==> flow/design.v <==
module PC(pcout,pcin,clk, rst);
	input [6:0]pcin;
	input clk, rst;
	output reg [6:0] pcout;
	always@(posedge clk) begin
		if(rst) pcout <= 0;
		else pcout <= pcin;
	end
endmodule
module pcplus1(pcout,pcin);
	input[6:0] pcin;
	output [6:0] pcout;
	assign pcout = pcin + 7'b1;
endmodule
module loadWord();
endmodule
module storeWord();
endmodule
module jump(nextAddr,jumpAddr, jump,pc);
	output reg [6:0] nextAddr;
	input[25:0] jumpAddr;
	input jump;
	input [6:0] pc;
	always@(*)
	if(jump) nextAddr =  jumpAddr[6:0] ; 
	else nextAddr = pc;
endmodule 
module jumpRegister(nextAddr,s,jr,pc);
	output reg [6:0] nextAddr;
	input[31:0] s;
	input jr;
	input [6:0]pc;
	always@(*)
	if(jr) nextAddr =  s[6:0];
	else nextAddr = pc;
endmodule 
module BGT(nextAddr,offset,pc,bgt);
	output reg[6:0] nextAddr;
	input [15:0]offset;
	input bgt;
	input [6:0] pc;		
	always@(*)begin
	if (bgt) begin
		nextAddr = offset[6:0];
	end
	else nextAddr = pc;
	end
endmodule
module adderCLA32(sum, cout, overf, zerof, negf, a, b);
	output [31:0] sum;
	output cout, overf, zerof, negf;
	input [31:0] a, b;
	wire [7:0]temp;
	genvar i;
	generate
		for (i = 0; i < 8; i = i + 1)
		begin: adder
			if (i == 0)
				CLA_4bit a0(sum[3:0], temp[0], a[3:0], b[3:0], 1'b0);
			else
				CLA_4bit a1(sum[((i * 4) + 3): (i * 4)], temp[i], a[((i * 4) + 3): (i * 4)], b[((i * 4) + 3): (i * 4)], temp[i - 1]);
		end
	endgenerate
	assign cout = temp[7];
	assign overf = (a[31] == b[31]) && (sum[31] != a[31]);
	assign zerof = !overf && ((sum == 0) && !cout);
	assign negf = !overf && (cout || (!cout && sum[31]));
endmodule
module CLA_4bit(sum, cout, a, b, cin);
    output [3:0] sum;
    output cout;
    input [3:0] a, b;
    input cin;
    wire [3:0] g, p, c;
    assign g = a & b;  
    assign p = a ^ b;  
    assign c[0] = cin;
    assign c[1] = g[0] | (p[0] & c[0]);
    assign c[2] = g[1] | (p[1] & g[0]) | (p[1] & p[0] & c[0]);
    assign c[3] = g[2] | (p[2] & g[1]) | (p[2] & p[1] & g[0]) | (p[2] & p[1] & p[0] & c[0]);
    assign cout = g[3] | (p[3] & g[2]) | (p[3] & p[2] & g[1]) | (p[3] & p[2] & p[1] & g[0]) |(p[3] & p[2] & p[1] & p[0] & c[0]);
    assign sum = p ^ c;
endmodule
module subtractorRTL(diff, bout, overf, zerof, negf, a, b);
	output [31:0] diff;
	output bout, overf, zerof, negf;
	input [31:0] a, b;
	adderCLA32 sub(diff, bout, overf, zerof, negf, a, (~b + 32'b1));
endmodule
module shiftRTL(in, amount, dataOut, zeroFlag, overflowFlag, carryoutFlag, negativeFlag);
	input [31:0] in;
	input [1:0] amount;
	output [31:0] dataOut;
	output zeroFlag, overflowFlag, carryoutFlag, negativeFlag;
	assign overflowFlag = 1'b0;
	assign carryoutFlag = (amount == 2'b00) ? 1'b0 : in[31];
	assign dataOut = (amount == 2'b00) ? in : (amount == 2'b01) ? in << 1 : (amount == 2'b10) ? in << 2 : in << 3;
	assign negativeFlag = dataOut[31];
	assign zeroFlag = (dataOut == 0) ? 1'b1 : 1'b0;
endmodule
module compareRTL(busA, busB, dataOut, zeroFlag, overflowFlag, carryoutFlag, negativeFlag);
	input [31:0] busA, busB;
	output [31:0] dataOut;
	output  zeroFlag, overflowFlag, carryoutFlag, negativeFlag;
	assign zeroFlag = 0;
	assign overflowFlag = 0;
	assign carryoutFlag = 0;
	assign negativeFlag = 0;
	assign dataOut = (busA < busB) ? 1 : 0;
endmodule
module xorRTL(a,b,out,zerof,negf,overf,carry);
	input [31:0] a, b;
	output [31:0] out;
	output zerof,negf,overf,carry;
	genvar i;
	generate
		for (i = 0; i < 32; i = i + 1)
		begin: xorLogic
			xor1 o(a[i],b[i],out[i]);
		end
	endgenerate
	assign zerof = (out == 0);
	assign negf = 0;
	assign overf = 0;
	assign carry = 0;
endmodule
module xor1(a,b,out);
	input a,b;
	output  out;
	assign out = a^b;
endmodule	
module andRTL(a,b,out,zerof,negf,overf,carry);
	input  [31:0] a, b;
	output  [31:0] out;
	output  zerof,negf,overf,carry;
	genvar i;
	generate
		for (i = 0; i < 32; i = i + 1)
		begin: andLogic
			and1 o(a[i],b[i],out[i]);
		end
	endgenerate
	assign zerof = (out ==  32'b0);
	assign negf = 0;
	assign overf = 0;
	assign carry = 0;
endmodule
module and1(a,b,out);
	input a,b;
	output  out;
	assign out = a*b;
endmodule
module orRTL(a,b,out,zerof,negf,overf,carry);
	input  [31:0] a, b;
	output  [31:0] out;
	output  zerof,negf,overf,carry;
	wire zerof;
	genvar i;
	generate
		for (i = 0; i < 32; i = i + 1)
		begin: orLogic
			or1 o(a[i],b[i],out[i]);
		end
	endgenerate
	assign zerof = (out == 0);
	assign negf = 0;
	assign overf = 0;
	assign carry = 0;
endmodule
module or1(a,b,out);
	input a,b;
	output  out;
	assign out = a||b;
endmodule 
module alu(dataOut, zeroFlag, overflowFlag, carryoutFlag, negativeFlag, busA, busB, control);
	output [31:0] dataOut;
	output zeroFlag, overflowFlag, carryoutFlag, negativeFlag;
	input [31:0]busA, busB;
	input [2:0] control;
	wire [31:0] dataOut8 [7:0];
	wire [7:0] zeroFlag8, overflowFlag8, carryoutFlag8, negativeFlag8;
	assign dataOut8[0] = 32'b0;
	assign zeroFlag8[0] = 1'b0;  
	assign overflowFlag8[0] = 1'b0;
	assign carryoutFlag8[0] = 1'b0;
	assign negativeFlag8[0] = 1'b0;
	adderCLA32 adder(dataOut8[1], carryoutFlag8[1], overflowFlag8[1], zeroFlag8[1], negativeFlag8[1], busA, busB);
	subtractorRTL subtractor(dataOut8[2], carryoutFlag8[2], overflowFlag8[2], zeroFlag8[2], negativeFlag8[2], busA, busB);
	andRTL ander(busA, busB,dataOut8[3],zeroFlag8[3], negativeFlag8[3], overflowFlag8[3],carryoutFlag8[3] );
	orRTL orer(busA, busB,dataOut8[4],zeroFlag8[4], negativeFlag8[4], overflowFlag8[4],carryoutFlag8[4] );
	xorRTL xorer(busA, busB,dataOut8[5],zeroFlag8[5], negativeFlag8[5], overflowFlag8[5],carryoutFlag8[5] );
	compareRTL comparer(busA, busB,dataOut8[6], zeroFlag8[6], overflowFlag8[6], carryoutFlag8[6], negativeFlag8[6]);
	shiftRTL shifter(busA, busB[1:0],dataOut8[7], zeroFlag8[7], overflowFlag8[7], carryoutFlag8[7], negativeFlag8[7]);
	mux32_8 selDataOut(dataOut, dataOut8[0], dataOut8[1], dataOut8[2], dataOut8[3], dataOut8[4], dataOut8[5], dataOut8[6], dataOut8[7], control);
	mux1_8 selZero(zeroFlag, zeroFlag8, control);
	mux1_8 selOverf(overflowFlag, overflowFlag8, control);
	mux1_8 selCarry(carryoutFlag, carryoutFlag8, control);
	mux1_8 selNeg(negativeFlag, negativeFlag8, control);
endmodule
module mux32_8 (D0, i0,
					i1,
					i2,
					i3,
					i4,
					i5,
					i6,
					i7, sel);
	output [31:0] D0;
	input [31:0] i0, i1, i2, i3, i4, i5, i6, i7;
	input[2:0] sel;
	wire [31:0] v [1:0];
	mux32_4 m0(v[0], i0,  i1,  i2,  i3,  sel[0], sel[1]);
	mux32_4 m1(v[1], i4,  i5,  i6,  i7,  sel[0], sel[1]);
	mux32_2 m10(D0, v[0], v[1], sel[2]);
endmodule
module mux32_4(D0, in0, in1, in2, in3, sel0, sel1);
	output [31:0] D0;
	input [31:0] in0, in1, in2, in3; 
	input sel0, sel1;
	wire [31:0] q0, q1;
	mux32_2 m0(q0, in0, in1, sel0);
	mux32_2 m1(q1, in2, in3, sel0);
	mux32_2 m (D0, q0, q1, sel1);
endmodule
module mux32_2(D0, in0, in1, sel0);
	output [31:0] D0;
	input  [31:0] in0, in1;
	input sel0;
	wire nSel;
	wire [31:0] q0, q1;
	not(nSel, sel0);
	genvar i;
	generate
	for (i = 0; i < 32; i = i + 1)
	begin: ands
		and(q0[i], in1[i], sel0);
		and(q1[i], in0[i], nSel);
	end
	endgenerate
	genvar j;
	generate
	for (j = 0; j < 32; j = j + 1)
	begin: ors
		or(D0[j], q0[j], q1[j]);
	end
	endgenerate
endmodule
module mux1_8 (D0, i, sel);
	output D0;
	input [7:0] i;
	input[2:0] sel;
	wire v [1:0];
	mux1_4 m0(v[0], i[0],  i[1],  i[2],  i[3],  sel[0], sel[1]);
	mux1_4 m1(v[1], i[4],  i[5],  i[6],  i[7],  sel[0], sel[1]);
	mux1_2 m10(D0, v[0], v[1], sel[2]);
endmodule
module mux1_4(D0, in0, in1, in2, in3, sel0, sel1);
	output D0;
	input in0, in1, in2, in3; 
	input sel0, sel1;
	wire q0, q1;
	mux1_2 m0(q0, in0, in1, sel0);
	mux1_2 m1(q1, in2, in3, sel0);
	mux1_2 m (D0, q0, q1, sel1);
endmodule
module mux1_2(D0, in0, in1, sel0);
	output D0;
	input in0, in1;
	input sel0;
	wire nSel;
	wire q0, q1;
	not(nSel, sel0);
	and(q0, in1, sel0);
	and(q1, in0, nSel);
	or(D0, q0, q1);
endmodule
module registerFile (readOut_1, readOut_2, readSel_1, readSel_2, writeSel, data, we, rst, clock);
	output [31:0] readOut_1, readOut_2;
	input [4:0] readSel_1, readSel_2, writeSel;
	input [31:0] data;
	input we, rst, clock;
	reg [31:0] memory [31:0];  
	mux32 ma0(readOut_1, memory[0],
						memory[1],
						memory[2],
						memory[3],
						memory[4],
						memory[5],
						memory[6],
						memory[7],
						memory[8],
						memory[9],
						memory[10],
						memory[11],
						memory[12],
						memory[13],
						memory[14],
						memory[15],
						memory[16],
						memory[17],
						memory[18],
						memory[19],
						memory[20],
						memory[21],
						memory[22],
						memory[23],
						memory[24],
						memory[25],
						memory[26],
						memory[27],
						memory[28],
						memory[29],
						memory[30],
						memory[31], readSel_1);
	mux32 ma1(readOut_2, memory[0],
						memory[1],
						memory[2],
						memory[3],
						memory[4],
						memory[5],
						memory[6],
						memory[7],
						memory[8],
						memory[9],
						memory[10],
						memory[11],
						memory[12],
						memory[13],
						memory[14],
						memory[15],
						memory[16],
						memory[17],
						memory[18],
						memory[19],
						memory[20],
						memory[21],
						memory[22],
						memory[23],
						memory[24],
						memory[25],
						memory[26],
						memory[27],
						memory[28],
						memory[29],
						memory[30],
						memory[31], readSel_2);
	wire [31:0] writeDec, enWriteDec;
	decoder dec0(writeDec, writeSel);  
	and a0 (enWriteDec[0],  writeDec[0],  we);
	and a1 (enWriteDec[1],  writeDec[1],  we);
	and a2 (enWriteDec[2],  writeDec[2],  we);
	and a3 (enWriteDec[3],  writeDec[3],  we);
	and a4 (enWriteDec[4],  writeDec[4],  we);
	and a5 (enWriteDec[5],  writeDec[5],  we);
	and a6 (enWriteDec[6],  writeDec[6],  we);
	and a7 (enWriteDec[7],  writeDec[7],  we);
	and a8 (enWriteDec[8],  writeDec[8],  we);
	and a9 (enWriteDec[9],  writeDec[9],  we);
	and a10(enWriteDec[10], writeDec[10], we);
	and a11(enWriteDec[11], writeDec[11], we);
	and a12(enWriteDec[12], writeDec[12], we);
	and a13(enWriteDec[13], writeDec[13], we);
	and a14(enWriteDec[14], writeDec[14], we);
	and a15(enWriteDec[15], writeDec[15], we);
	and a16(enWriteDec[16], writeDec[16], we);
	and a17(enWriteDec[17], writeDec[17], we);
	and a18(enWriteDec[18], writeDec[18], we);
	and a19(enWriteDec[19], writeDec[19], we);
	and a20(enWriteDec[20], writeDec[20], we);
	and a21(enWriteDec[21], writeDec[21], we);
	and a22(enWriteDec[22], writeDec[22], we);
	and a23(enWriteDec[23], writeDec[23], we);
	and a24(enWriteDec[24], writeDec[24], we);
	and a25(enWriteDec[25], writeDec[25], we);
	and a26(enWriteDec[26], writeDec[26], we);
	and a27(enWriteDec[27], writeDec[27], we);
	and a28(enWriteDec[28], writeDec[28], we);
	and a29(enWriteDec[29], writeDec[29], we);
	and a30(enWriteDec[30], writeDec[30], we);
	and a31(enWriteDec[31], writeDec[31], we);
	integer k;
	always @(posedge clock)
	begin
		if (rst)
		begin
			for (k = 1; k < 32; k = k + 1)
				memory[k] <= 32'b0;
		end
		else
		begin
			for (k = 1; k < 32; k = k + 1)
			begin
				if (enWriteDec[k])
				begin
					memory[k][31:0] <= data[31:0];
				end
			end
		end
		memory[0] <= 32'b0;
	end
endmodule
module decoder(decode, select);
	output [31:0] decode;
	input [4:0] select;
	wire [4:0] nSelect;
	not n0(nSelect[0], select[0]);
	not n1(nSelect[1], select[1]);
	not n2(nSelect[2], select[2]);
	not n3(nSelect[3], select[3]);
	not n4(nSelect[4], select[4]);
	and a0 (decode[0],  nSelect[4], nSelect[3], nSelect[2], nSelect[1], nSelect[0]);
	and a1 (decode[1],  nSelect[4], nSelect[3], nSelect[2], nSelect[1],  select[0]);
	and a2 (decode[2],  nSelect[4], nSelect[3], nSelect[2],  select[1], nSelect[0]);
	and a3 (decode[3],  nSelect[4], nSelect[3], nSelect[2],  select[1],  select[0]);
	and a4 (decode[4],  nSelect[4], nSelect[3],  select[2], nSelect[1], nSelect[0]);
	and a5 (decode[5],  nSelect[4], nSelect[3],  select[2], nSelect[1],  select[0]);
	and a6 (decode[6],  nSelect[4], nSelect[3],  select[2],  select[1], nSelect[0]);
	and a7 (decode[7],  nSelect[4], nSelect[3],  select[2],  select[1],  select[0]);
	and a8 (decode[8],  nSelect[4],  select[3], nSelect[2], nSelect[1], nSelect[0]);
	and a9 (decode[9],  nSelect[4],  select[3], nSelect[2], nSelect[1],  select[0]);
	and a10(decode[10], nSelect[4],  select[3], nSelect[2],  select[1], nSelect[0]);
	and a11(decode[11], nSelect[4],  select[3], nSelect[2],  select[1],  select[0]);
	and a12(decode[12], nSelect[4],  select[3],  select[2], nSelect[1], nSelect[0]);
	and a13(decode[13], nSelect[4],  select[3],  select[2], nSelect[1],  select[0]);
	and a14(decode[14], nSelect[4],  select[3],  select[2],  select[1], nSelect[0]);
	and a15(decode[15], nSelect[4],  select[3],  select[2],  select[1],  select[0]);
	and a16(decode[16],  select[4], nSelect[3], nSelect[2], nSelect[1], nSelect[0]);
	and a17(decode[17],  select[4], nSelect[3], nSelect[2], nSelect[1],  select[0]);
	and a18(decode[18],  select[4], nSelect[3], nSelect[2],  select[1], nSelect[0]);
	and a19(decode[19],  select[4], nSelect[3], nSelect[2],  select[1],  select[0]);
	and a20(decode[20],  select[4], nSelect[3],  select[2], nSelect[1], nSelect[0]);
	and a21(decode[21],  select[4], nSelect[3],  select[2], nSelect[1],  select[0]);
	and a22(decode[22],  select[4], nSelect[3],  select[2],  select[1], nSelect[0]);
	and a23(decode[23],  select[4], nSelect[3],  select[2],  select[1],  select[0]);
	and a24(decode[24],  select[4],  select[3], nSelect[2], nSelect[1], nSelect[0]);
	and a25(decode[25],  select[4],  select[3], nSelect[2], nSelect[1],  select[0]);
	and a26(decode[26],  select[4],  select[3], nSelect[2],  select[1], nSelect[0]);
	and a27(decode[27],  select[4],  select[3], nSelect[2],  select[1],  select[0]);
	and a28(decode[28],  select[4],  select[3],  select[2], nSelect[1], nSelect[0]);
	and a29(decode[29],  select[4],  select[3],  select[2], nSelect[1],  select[0]);
	and a30(decode[30],  select[4],  select[3],  select[2],  select[1], nSelect[0]);
	and a31(decode[31],  select[4],  select[3],  select[2],  select[1],  select[0]);
endmodule
module mux2(D0, in0, in1, sel0);
	output [31:0] D0;
	input  [31:0] in0, in1;
	input sel0;
	wire nSel;
	wire [31:0] q0, q1;
	not(nSel, sel0);
	and(q0[0], in1[0], sel0);
	and(q0[1], in1[1], sel0);
	and(q0[2], in1[2], sel0);
	and(q0[3], in1[3], sel0);
	and(q0[4], in1[4], sel0);
	and(q0[5], in1[5], sel0);
	and(q0[6], in1[6], sel0);
	and(q0[7], in1[7], sel0);
	and(q0[8], in1[8], sel0);
	and(q0[9], in1[9], sel0);
	and(q0[10], in1[10], sel0);
	and(q0[11], in1[11], sel0);
	and(q0[12], in1[12], sel0);
	and(q0[13], in1[13], sel0);
	and(q0[14], in1[14], sel0);
	and(q0[15], in1[15], sel0);
	and(q0[16], in1[16], sel0);
	and(q0[17], in1[17], sel0);
	and(q0[18], in1[18], sel0);
	and(q0[19], in1[19], sel0);
	and(q0[20], in1[20], sel0);
	and(q0[21], in1[21], sel0);
	and(q0[22], in1[22], sel0);
	and(q0[23], in1[23], sel0);
	and(q0[24], in1[24], sel0);
	and(q0[25], in1[25], sel0);
	and(q0[26], in1[26], sel0);
	and(q0[27], in1[27], sel0);
	and(q0[28], in1[28], sel0);
	and(q0[29], in1[29], sel0);
	and(q0[30], in1[30], sel0);
	and(q0[31], in1[31], sel0);
	and(q1[0], in0[0], nSel);
	and(q1[1], in0[1], nSel);
	and(q1[2], in0[2], nSel);
	and(q1[3], in0[3], nSel);
	and(q1[4], in0[4], nSel);
	and(q1[5], in0[5], nSel);
	and(q1[6], in0[6], nSel);
	and(q1[7], in0[7], nSel);
	and(q1[8], in0[8], nSel);
	and(q1[9], in0[9], nSel);
	and(q1[10], in0[10], nSel);
	and(q1[11], in0[11], nSel);
	and(q1[12], in0[12], nSel);
	and(q1[13], in0[13], nSel);
	and(q1[14], in0[14], nSel);
	and(q1[15], in0[15], nSel);
	and(q1[16], in0[16], nSel);
	and(q1[17], in0[17], nSel);
	and(q1[18], in0[18], nSel);
	and(q1[19], in0[19], nSel);
	and(q1[20], in0[20], nSel);
	and(q1[21], in0[21], nSel);
	and(q1[22], in0[22], nSel);
	and(q1[23], in0[23], nSel);
	and(q1[24], in0[24], nSel);
	and(q1[25], in0[25], nSel);
	and(q1[26], in0[26], nSel);
	and(q1[27], in0[27], nSel);
	and(q1[28], in0[28], nSel);
	and(q1[29], in0[29], nSel);
	and(q1[30], in0[30], nSel);
	and(q1[31], in0[31], nSel);
	or(D0[0], q0[0], q1[0]);
	or(D0[1], q0[1], q1[1]);
	or(D0[2], q0[2], q1[2]);
	or(D0[3], q0[3], q1[3]);
	or(D0[4], q0[4], q1[4]);
	or(D0[5], q0[5], q1[5]);
	or(D0[6], q0[6], q1[6]);
	or(D0[7], q0[7], q1[7]);
	or(D0[8], q0[8], q1[8]);
	or(D0[9], q0[9], q1[9]);
	or(D0[10], q0[10], q1[10]);
	or(D0[11], q0[11], q1[11]);
	or(D0[12], q0[12], q1[12]);
	or(D0[13], q0[13], q1[13]);
	or(D0[14], q0[14], q1[14]);
	or(D0[15], q0[15], q1[15]);
	or(D0[16], q0[16], q1[16]);
	or(D0[17], q0[17], q1[17]);
	or(D0[18], q0[18], q1[18]);
	or(D0[19], q0[19], q1[19]);
	or(D0[20], q0[20], q1[20]);
	or(D0[21], q0[21], q1[21]);
	or(D0[22], q0[22], q1[22]);
	or(D0[23], q0[23], q1[23]);
	or(D0[24], q0[24], q1[24]);
	or(D0[25], q0[25], q1[25]);
	or(D0[26], q0[26], q1[26]);
	or(D0[27], q0[27], q1[27]);
	or(D0[28], q0[28], q1[28]);
	or(D0[29], q0[29], q1[29]);
	or(D0[30], q0[30], q1[30]);
	or(D0[31], q0[31], q1[31]);
endmodule
module mux4(D0, in0, in1, in2, in3, sel0, sel1);
	output [31:0] D0;
	input [31:0] in0, in1, in2, in3; 
	input sel0, sel1;
	wire [31:0] q0, q1;
	mux2 m0(q0, in0, in1, sel0);
	mux2 m1(q1, in2, in3, sel0);
	mux2 m (D0, q0, q1, sel1);
endmodule
module mux32 (D0, i0,
						i1,
						i2,
						i3,
						i4,
						i5,
						i6,
						i7,
						i8,
						i9,
						i10,
						i11,
						i12,
						i13,
						i14,
						i15,
						i16,
						i17,
						i18,
						i19,
						i20,
						i21,
						i22,
						i23,
						i24,
						i25,
						i26,
						i27,
						i28,
						i29,
						i30,
						i31, sel);
	output [31:0] D0;
	input [31:0] i0, i1, i2, i3, i4, i5, i6, i7, i8, i9, i10, i11, i12, i13, i14, i15, i16, i17, i18, i19, i20, i21, i22, i23, i24, i25, i26, i27, i28, i29, i30, i31;
	input[4:0] sel;
	wire [31:0] v [9:0];
	mux4 m0(v[0], i0,  i1,  i2,  i3,  sel[0], sel[1]);
	mux4 m1(v[1], i4,  i5,  i6,  i7,  sel[0], sel[1]);
	mux4 m2(v[2], i8,  i9,  i10, i11, sel[0], sel[1]);
	mux4 m3(v[3], i12, i13, i14, i15, sel[0], sel[1]);
	mux4 m4(v[4], i16, i17, i18, i19, sel[0], sel[1]);
	mux4 m5(v[5], i20, i21, i22, i23, sel[0], sel[1]);
	mux4 m6(v[6], i24, i25, i26, i27, sel[0], sel[1]);
	mux4 m7(v[7], i28, i29, i30, i31, sel[0], sel[1]);
	mux4 m8(v[8], v[0], v[1], v[2], v[3], sel[2], sel[3]);
	mux4 m9(v[9], v[4], v[5], v[6], v[7], sel[2], sel[3]);
	mux2 m10(D0, v[8], v[9], sel[4]);
endmodule
module instructiondec(instructionOut,clk,rst,instruction,pc,dmemAddr,dmemWriteData,dmemWrite,dmemRead,dmemReadData);
	input [31:0] instruction;
	input [6:0] pc;
	input clk, rst;
	output [4:0] dmemAddr;
	output [31:0] dmemWriteData;
	output dmemWrite, dmemRead;
	input [31:0] dmemReadData;
	output [6:0]instructionOut;
	 wire regDst,branch,memRead,memtoReg,memWrite,ALUSrc, regWrite,j,jr;
	 wire [2:0]ALUOp;
	 controlunit c1(regDst,branch,memRead,memtoReg,memWrite,ALUSrc, regWrite,ALUOp,j,jr,instruction[31:26]);
	wire [4:0] writereg;
	wire[31:0] readdata1,readdata2;
	wire [31:0]data;
	assign writereg = (regDst)? instruction[15:11]:instruction[20:16];
	registerFile reg1(readdata1,readdata2,instruction[25:21],instruction[20:16],writereg,data,regWrite,rst,clk);
	wire [31:0]ins32bit;
	signextend s1(ins32bit,instruction[15:0]);
	wire [31:0] busB;
	assign busB = (ALUSrc)? ins32bit:readdata2;
	wire [2:0] control;
	ALUcontrol alu1(control,instruction[5:0],ALUOp);
	wire [31:0] aluresult;
	wire zerof,overf,carryf,negf;
	alu alu2(aluresult,zerof,overf,carryf,negf,readdata1,busB,control);
	wire [31:0] readdata;  
	assign dmemAddr = aluresult[4:0];
	assign dmemWriteData = readdata2;
	assign dmemWrite = memWrite;
	assign dmemRead = memRead;
	assign readdata = dmemReadData;
	assign data = (memtoReg)? readdata:aluresult;
	wire [6:0]out1;
	jump j1(out1,instruction[25:0],j,pc);
	wire [6:0]out2;
	jumpRegister jr1(out2,readdata1,jr,out1);
	wire bgt;
	assign bgt = branch && (~negf);
	BGT b10(instructionOut, instruction[15:0], out2, bgt);
endmodule
module controlunit(regDst,branch,memRead,memtoReg,memWrite,ALUSrc, regWrite,ALUOp,j, jr, instruction);
	input[5:0] instruction;
	output reg regDst,branch,memRead,memtoReg,memWrite,ALUSrc, regWrite, j, jr;
	output reg [2:0]ALUOp;
	parameter [5:0]
	NOP =	6'b0,
	AND =	6'b100100,
	ANDI =6'b1100,
	OR =	6'b100101,
	ORI =	6'b001101,
	XOR =	6'b100110,
	XORI =6'b1110,
	ADD =	6'b100000,
	ADDI =6'b1000,
	SUB = 6'b100010,
	SLT =	6'b101010,
	SLL =	6'b1,
	J =	6'b10,
	JR =	6'b1001,
	BGT =	6'b111,
	LW = 	6'b100011,
	SW = 	6'b101011;
	always@(*) begin
		case(instruction)
			NOP: begin
					regDst=1;
					ALUSrc=0;
					memtoReg = 0;
					regWrite=1;
					memRead = 0;
					memWrite =0;
					branch = 0;
					ALUOp=3'b010;
					j=0;
					jr=0;
				end
			AND: begin
					regDst=1;
					ALUSrc=0;
					memtoReg = 0;
					regWrite=1;
					memRead = 0;
					memWrite =0;
					branch = 0;
					ALUOp=3'b010;
					j=0;
					jr=0;
				end
			ANDI: begin
					regDst=1;
					ALUSrc=1;
					memtoReg = 0;
					regWrite=1;
					memRead = 0;
					memWrite =0;
					branch = 0;
					ALUOp=3'b011;
					j=0;
					jr=0;
				end
			OR: begin
					regDst=1;
					ALUSrc=0;
					memtoReg = 0;
					regWrite=1;
					memRead = 0;
					memWrite =0;
					branch = 0;
					ALUOp=3'b010;
					j=0;
					jr=0;
				end
			ORI: begin
					regDst=1;
					ALUSrc=1;
					memtoReg = 0;
					regWrite=1;
					memRead = 0;
					memWrite =0;
					branch = 0;
					ALUOp=3'b101;
					j=0;
					jr=0;
				end
			XOR: begin
					regDst=1;
					ALUSrc=0;
					memtoReg = 0;
					regWrite=1;
					memRead = 0;
					memWrite =0;
					branch = 0;
					ALUOp=3'b010;
					j=0;
					jr=0;
				end
			XORI: begin
					regDst=1;
					ALUSrc=1;
					memtoReg = 0;
					regWrite=1;
					memRead = 0;
					memWrite =0;
					branch = 0;
					ALUOp=3'b100;
					j=0;
					jr=0;
				end
			ADD: begin
					regDst=1;
					ALUSrc=0;
					memtoReg = 0;
					regWrite=1;
					memRead = 0;
					memWrite =0;
					branch = 0;
					ALUOp=3'b010;
					j=0;
					jr=0;
				end
			ADDI: begin
					regDst=1;
					ALUSrc=1;
					memtoReg = 0;
					regWrite=1;
					memRead = 0;
					memWrite =0;
					branch = 0;
					ALUOp=3'b0;
					j=0;
					jr=0;
				end
			SUB: begin
					regDst=1;
					ALUSrc=0;
					memtoReg = 0;
					regWrite=1;
					memRead = 0;
					memWrite =0;
					branch = 0;
					ALUOp=3'b010;
					j=0;
					jr=0;
				end
			SLT: begin
					regDst=1;
					ALUSrc=0;
					memtoReg = 0;
					regWrite=1;
					memRead = 0;
					memWrite =0;
					branch = 0;
					ALUOp=3'b010;
					j=0;
					jr=0;
				end
			SLL: begin
					regDst=1;
					ALUSrc=0;
					memtoReg = 0;
					regWrite=1;
					memRead = 0;
					memWrite =0;
					branch = 0;
					ALUOp=3'b010;
					j=0;
					jr=0;
				end
			J: begin
					regDst=1;
					ALUSrc=0;
					memtoReg = 0;
					regWrite=1;
					memRead = 0;
					memWrite =0;
					branch = 0;
					ALUOp=3'b010;
					j=1;
					jr=0;
				end
			JR: begin
					regDst=1;
					ALUSrc=0;
					memtoReg = 0;
					regWrite=1;
					memRead = 0;
					memWrite =0;
					branch = 0;
					ALUOp=3'b010;
					j=0;
					jr=1;
				end
			BGT: begin
					regDst=1'bx;
					ALUSrc=0;
					memtoReg = 1'bx;
					regWrite=0;
					memRead = 0;
					memWrite =0;
					branch = 1;
					ALUOp=3'b001;
					j=0;
					jr=0;
				end
			LW: begin
					regDst=0;
					ALUSrc=1;
					memtoReg = 1;
					regWrite=1;
					memRead = 1;
					memWrite =0;
					branch = 0;
					ALUOp=3'b0;
					j=0;
					jr=0;
				end
			SW: begin
					regDst= 1'bx;
					ALUSrc=1;
					memtoReg = 1'bx;
					regWrite = 0;
					memRead = 0;
					memWrite = 1;
					branch = 0;
					ALUOp = 3'b0;
					j=0;
					jr=0;
				end
			default: begin  
					regDst=1;
					ALUSrc=0;
					memtoReg = 0;
					regWrite=1;
					memRead = 0;
					memWrite =0;
					branch = 0;
					ALUOp=2'b10;
					j=0;
					jr=0;
					end
		endcase
	end
endmodule 
module ALUcontrol (control,instruction,ALUOp);
	input [5:0] instruction;
	input [2:0] ALUOp;
	output reg [2:0] control;
	always@(*)begin
		case(ALUOp)
			3'b0: control = 3'b001;
			3'b001: control = 3'b010;
			3'b010: begin 
				if (instruction == 6'b0) control = 3'b0;
				else if (instruction == 6'b100000) control = 3'b001; 
				else if (instruction == 6'b100010) control = 3'b010; 
				else if (instruction == 6'b100100) control = 3'b011; 
				else if (instruction == 6'b100101) control = 3'b100; 
				else if (instruction == 6'b100110) control = 3'b101; 
				else if (instruction == 6'b101010) control = 3'b110; 
				else if (instruction == 6'b000001) control = 3'b111; 
				else control =3'b0;
			end
			3'b011: control = 3'b011; 
			3'b100: control = 3'b101; 
			3'b101: control = 3'b100; 
			default: control =3'b0;
			endcase
	end
endmodule
module signextend(instruction32bit,instruction);
	input[15:0] instruction;
	output [31:0] instruction32bit;
	assign instruction32bit = (instruction[15]) ? {15'b1, instruction[15:0]} : {15'b0,instruction[15:0]};
endmodule
module cpu(clk, rst, imem_addr, imem_data, dmem_addr, dmem_wdata, dmem_we, dmem_re, dmem_rdata);
	input clk;
	input rst;
	output [6:0] imem_addr;
	input [31:0] imem_data;
	output [4:0] dmem_addr;
	output [31:0] dmem_wdata;
	output dmem_we;
	output dmem_re;
	input [31:0] dmem_rdata;
	wire[6:0] programcounter,pcout,instructionOut;
	PC p1(programcounter,instructionOut,clk,rst);
	pcplus1 pc2(pcout,programcounter);
	assign imem_addr = programcounter;
	instructiondec in2(instructionOut,clk,rst,imem_data,pcout,dmem_addr,dmem_wdata,dmem_we,dmem_re,dmem_rdata);
endmodule
# Tool chain data of cpu
# The steps from the RTL of cpu to its reports follow in flow order.
# Lines are those of the file above, counted from 1.
# The mark n/a stands for no value.
# setup
design	cpu
clk_port	clk
library	sky130hd
lib_corner	tt_025C_1v80

# Word-level counts
# Counts by Yosys on the flattened word-level netlist (proc, flatten, opt, wreduce). Print and check cells are left out.
# Memory sizes are those after Yosys's memory passes, which may raise the word count (mostly to a power of two), join words into wider ones and drop unused or constant bits.
# bits
mem_bits_ro	768
register_bits	999
memories	1
input_bits	66
out_inout_bits	46
elab_cells	7179
# classes
n_reduce_logical	48
muxes	20
addsub	2
mul	32
eq_ne	18
bitwise	7025
cmp	1
# memory_table
memory	words	word_bits	read_ports	wr	line_no	text
(no name shown)	64	12	1	0	669	case(instruction)
# op_table
op	count
AND 1 bit	4628
bitwise OR 1 bit	2266
2-to-1 mux 32 bit	5
XOR 4 bit	32
AND 4 bit	16
== test 6 bit (second input constant)	6
logical OR 1 bit	34
XOR 1 bit	32
multiplier 1 x 1 -> 1 bit	32
adder 32 x 1 -> 32 bit (second input constant)	1
< comparator 32 bit	1
inverter 32 bit	1
AND 1 bit (first input constant)	31
2-to-1 mux 3 bit	8
2-to-1 mux 7 bit	3
inverter 1 bit	19
case mux 3 bit (select 6 bit)	1
2-to-1 mux 17 bit	1
logical AND 1 bit	7
adder 7 x 1 -> 7 bit (second input constant)	1
== test 3 x 2 -> 1 bit (second input constant)	2
== test 3 bit (second input constant)	2
== test 6 x 1 -> 1 bit (second input constant)	1
zero test 6 bit	1
2-to-1 mux 5 bit	1
zero test 1 bit	4
== test 3 x 1 -> 1 bit (second input constant)	1
zero test 3 bit	1
# Not listed: further kinds 6, cells in them 8.

# Logic depth
# Depth = most cells in a row (Yosys ltp): at word level without a register or memory, in the mapped netlist without a sequential cell, where the memories' decode and read muxes count.
# depth
depth_word	46
ABC_AREA	0
depth_mapped	32

# Netlist
# Source: synth_stat.txt of the flow (Yosys; design flattened, memories mapped). It holds for the ABC_AREA given above (unset counts as 0); a run with the other value may have another netlist.
# mapped
cells	6189
ff_cells	999
area_um2	58351.0
buf_cells	664
# types
cell_type	count	area_total_um2
sky130_fd_sc_hd__dfxtp_1	999	2E+04
sky130_fd_sc_hd__mux4_2	422	9.5E+03
sky130_fd_sc_hd__o21ai_0	818	4.09E+03
sky130_fd_sc_hd__nand3_1	493	2.47E+03
sky130_fd_sc_hd__a21oi_1	431	2.16E+03
sky130_fd_sc_hd__mux2i_1	202	2.02E+03
sky130_fd_sc_hd__ha_1	136	1.7E+03
sky130_fd_sc_hd__nand2_1	416	1.56E+03
sky130_fd_sc_hd__clkbuf_1	374	1.4E+03
sky130_fd_sc_hd__nor2_1	286	1073.53
sky130_fd_sc_hd__mux2_2	82	923.386
sky130_fd_sc_hd__a31oi_1	144	900.864
sky130_fd_sc_hd__buf_2	148	740.71
sky130_fd_sc_hd__o31ai_1	96	720.691
sky130_fd_sc_hd__buf_6	59	664.387
sky130_fd_sc_hd__xnor2_1	52	455.437
sky130_fd_sc_hd__mux4_1	16	420.403
sky130_fd_sc_hd__inv_1	111	416.65
# Not listed: further types 88, cells in them 904.
# By module: a second synthesis without flattening, with its own total; a netlist apart from the flattened one above.
# hier_totals
cells_unflattened	6867
area_unflattened_um2	85533.3
# Rows give one instance, submodules left out.
# by_module
mod	cells	mod_area_um2	instances	mod_seq_area_um2
registerFile	3348	38772.2	1	19859.0
mux2	36	544.3	62	0.0
mux32_2	36	544.3	7	0.0
CLA_4bit	17	147.6	16	0.0
instructiondec	78	1151.1	1	0.0
compareRTL	146	1064.8	1	0.0
shiftRTL	59	869.6	1	0.0
subtractorRTL	85	601.8	1	0.0
mux1_2	1	15.0	28	0.0
xor1	1	8.8	32	0.0
adderCLA32	18	128.9	2	0.0
signextend	33	244.0	1	0.0
controlunit	31	220.2	1	0.0
decoder	47	214.0	1	0.0
# Modules not listed: 19.

# Timing after synthesis
# Source: OpenSTA report_checks on the synthesized netlist (no wires, ideal clock, input and output delay 20% of the period each), path of least setup slack; recovery checks are left aside. Register names are those of the netlist, which keeps one name where synthesis merged equal registers.
# synth_path
kind	in2out
start	in imem_data[17]
end	out dmem_addr[0]
t_required_ns	9.600
n_path_buf	7
in_delay_ns	2.400
launch_ns	2.400
clock_period_ns	12.0
arrival_time_ns	7.010
setup_slack_ns	2.590
path_delay_ns	4.610
driving_pins	21
synth_period_reached_ns	9.41
# "path_delay_ns" = arrival - input delay + setup time.
# At an output port there is no setup time.
# "driving_pins" counts driving pins, that of a launching flip-flop among them; a cell with two outputs on the path counts twice.
# "synth_period_reached_ns" = period - worst setup slack (recovery checks aside). The figure is calculated, with input and output delays left at 20% of the set period.
# synth_via
path_cell_list	sky130_fd_sc_hd__buf_2 -> sky130_fd_sc_hd__buf_2 -> sky130_fd_sc_hd__buf_2 -> sky130_fd_sc_hd__buf_4 -> sky130_fd_sc_hd__buf_4 -> sky130_fd_sc_hd__clkbuf_1 -> sky130_fd_sc_hd__buf_1 -> sky130_fd_sc_hd__mux4_2 -> sky130_fd_sc_hd__mux4_2 -> sky130_fd_sc_hd__mux2i_1 -> sky130_fd_sc_hd__inv_1 -> sky130_fd_sc_hd__nand2_1 -> sky130_fd_sc_hd__ha_1 -> sky130_fd_sc_hd__nand2b_1 -> sky130_fd_sc_hd__or4b_2 -> sky130_fd_sc_hd__nor3_1 -> sky130_fd_sc_hd__nor2b_1 -> sky130_fd_sc_hd__a2111oi_0 -> sky130_fd_sc_hd__o221ai_1 -> sky130_fd_sc_hd__a31oi_1 -> sky130_fd_sc_hd__a2bb2oi_2
# synth_rtl
element	line_no	text
from (decl)	924	input [31:0] imem_data;
to (decl)	925	output [4:0] dmem_addr;
# No chain of elaborated cells between the ends is given.

# Path in the finished layout
# From the final timing report of run 1: the path of least setup slack in the routed layout; clock arrival at registers is part of the times.
# layout_path
kind	in2out
start	in imem_data[25]
end	out dmem_addr[0]
driving_pins	15
arrival_time_ns	9.37
clock_period_ns	15.3
in_delay_ns	3.06
launch_ns	3.06
setup_slack_ns	2.87
t_required_ns	12.24
n_path_buf	3
# Between the ends stands the longest chain of elaborated cells between them, by number of cells; it is not shown to be the way that was timed. Of several equally long chains one is given.
# Each line given opens the expression or statement behind the cell; cells for indexed reads and writes are added by Yosys, which also makes memories of some case tables.
# layout_via
path_cell_list	sky130_fd_sc_hd__dlygate4sd2_1 -> sky130_fd_sc_hd__nand2b_1 -> sky130_fd_sc_hd__a2111oi_0 -> sky130_fd_sc_hd__a2111oi_2 -> sky130_fd_sc_hd__buf_4 -> sky130_fd_sc_hd__inv_1 -> sky130_fd_sc_hd__ha_1 -> sky130_fd_sc_hd__or4b_2 -> sky130_fd_sc_hd__nor3_1 -> sky130_fd_sc_hd__nor2b_1 -> sky130_fd_sc_hd__a2111oi_0 -> sky130_fd_sc_hd__o221ai_1 -> sky130_fd_sc_hd__a31oi_1 -> sky130_fd_sc_hd__a2bb2oi_2 -> sky130_fd_sc_hd__clkdlybuf4s50_1
elab_chain_cells	11
# layout_rtl
element	line_no	text
from (decl)	924	input [31:0] imem_data;
inverter 1 bit	450	not(nSel, sel0);
AND 1 bit	483	and(q1[0], in0[0], nSel);
bitwise OR 1 bit	515	or(D0[0], q0[0], q1[0]);
< comparator 32 bit	109	assign dataOut = (busA < busB) ? 1 : 0;
2-to-1 mux 1 bit	109
AND 1 bit	237	and(q1[i], in0[i], nSel);
bitwise OR 1 bit	244	or(D0[j], q0[j], q1[j]);
AND 1 bit	236	and(q0[i], in1[i], sel0);
bitwise OR 1 bit	244
AND 1 bit	236
bitwise OR 1 bit	244
to (decl)	925	output [4:0] dmem_addr;

# 6 stored runs of cpu in the flow (synthesis by Yosys, layout by OpenROAD, sky130hd cells), in arbitrary order. Constraints: input delay and output delay 20% of the set period each, output load 0.01 pF.
# "clock_period_reached_ns" is the run's clock period less its worst setup slack. It is reckoned from that one timing run; input and output delays stay at 20% of the period that was set.
# By "worst_setup_path_time_ns" is meant the share of the clock period that the worst setup path is allowed (20% is reserved at inputs, 20% at outputs), minus its slack. Clock arrival times at its registers enter into it.
# "power_total_mw" is the tool's figure for a default switching activity; nothing was simulated.
# Among the settings, -- means not set for that run.
# A result given as -- is not shown for that run.
item,run 1,run 2,run 3,run 4,run 5,run 6
CORE_UTILIZATION,71,62,62,29,51,58
CTS_CLUSTER_DIAMETER,247,162,162,222,--,395
GPL_ROUTABILITY_DRIVEN,1,1,0,1,--,--
PLACE_DENSITY_LB_ADDON,0.2,0.1,--,0.26,--,0.3
SETUP_SLACK_MARGIN,3.29,-0.77,-0.77,--,-0.44,-1.01
TNS_END_PERCENT,75,--,--,70,5,--
period_ns,15.3,7.73,12.1,6.09,8.28,14.3
CAP_MARGIN,20,20,20,20,25,20
CORE_MARGIN,2,2,2,2,6,5
SLEW_MARGIN,20,20,20,20,20,40
CELL_PAD_IN_SITES_GLOBAL_PLACEMENT,--,1,1,--,3,--
CTS_CLUSTER_SIZE,--,90,90,--,19,--
HOLD_SLACK_MARGIN,--,0.23,0.23,--,--,--
MAX_ROUTING_LAYER,--,met5,met5,met5,--,met4
PLACE_DENSITY,--,--,0.6,--,--,--
ABC_AREA,--,--,--,0,0,--
GPL_TIMING_DRIVEN,--,--,--,0,0,--
CELL_PAD_IN_SITES_DETAIL_PLACEMENT,--,--,--,--,--,2
CORE_ASPECT_RATIO,--,--,--,--,--,0.93
stdcell_area_um2,62790.2,65256.3,60157.7,74590.3,--,--
power_total_mw,6.368,9.828,6.087,18.618,--,--
worst_setup_path_time_ns,6.31,5.38,6.53,4.93,--,--
worst_setup_path_type,in2out,in2out,in2out,in2out,--,--
die_footprint_um2,84494.9,96584.2,96584.2,204815.0,--,--
worstSetupSlack_ns,2.869,-0.743,0.733,-1.273,--,--
worst_hold_slack_ns,0.465,0.491,0.487,0.465,--,--
synthesis_area_um2,58351.0,58351.0,58351.0,58351.0,--,--
tns_ns,0.000,-13.874,0.000,-597.322,--,--
util_pct,76.8,69.9,64.5,37.3,--,--
clock_period_reached_ns,12.431,8.473,11.367,7.363,--,--
# Run 5: not finished: placement ended with error GPL-0301
# Run 6: not finished: placement ended with error DPL-0033
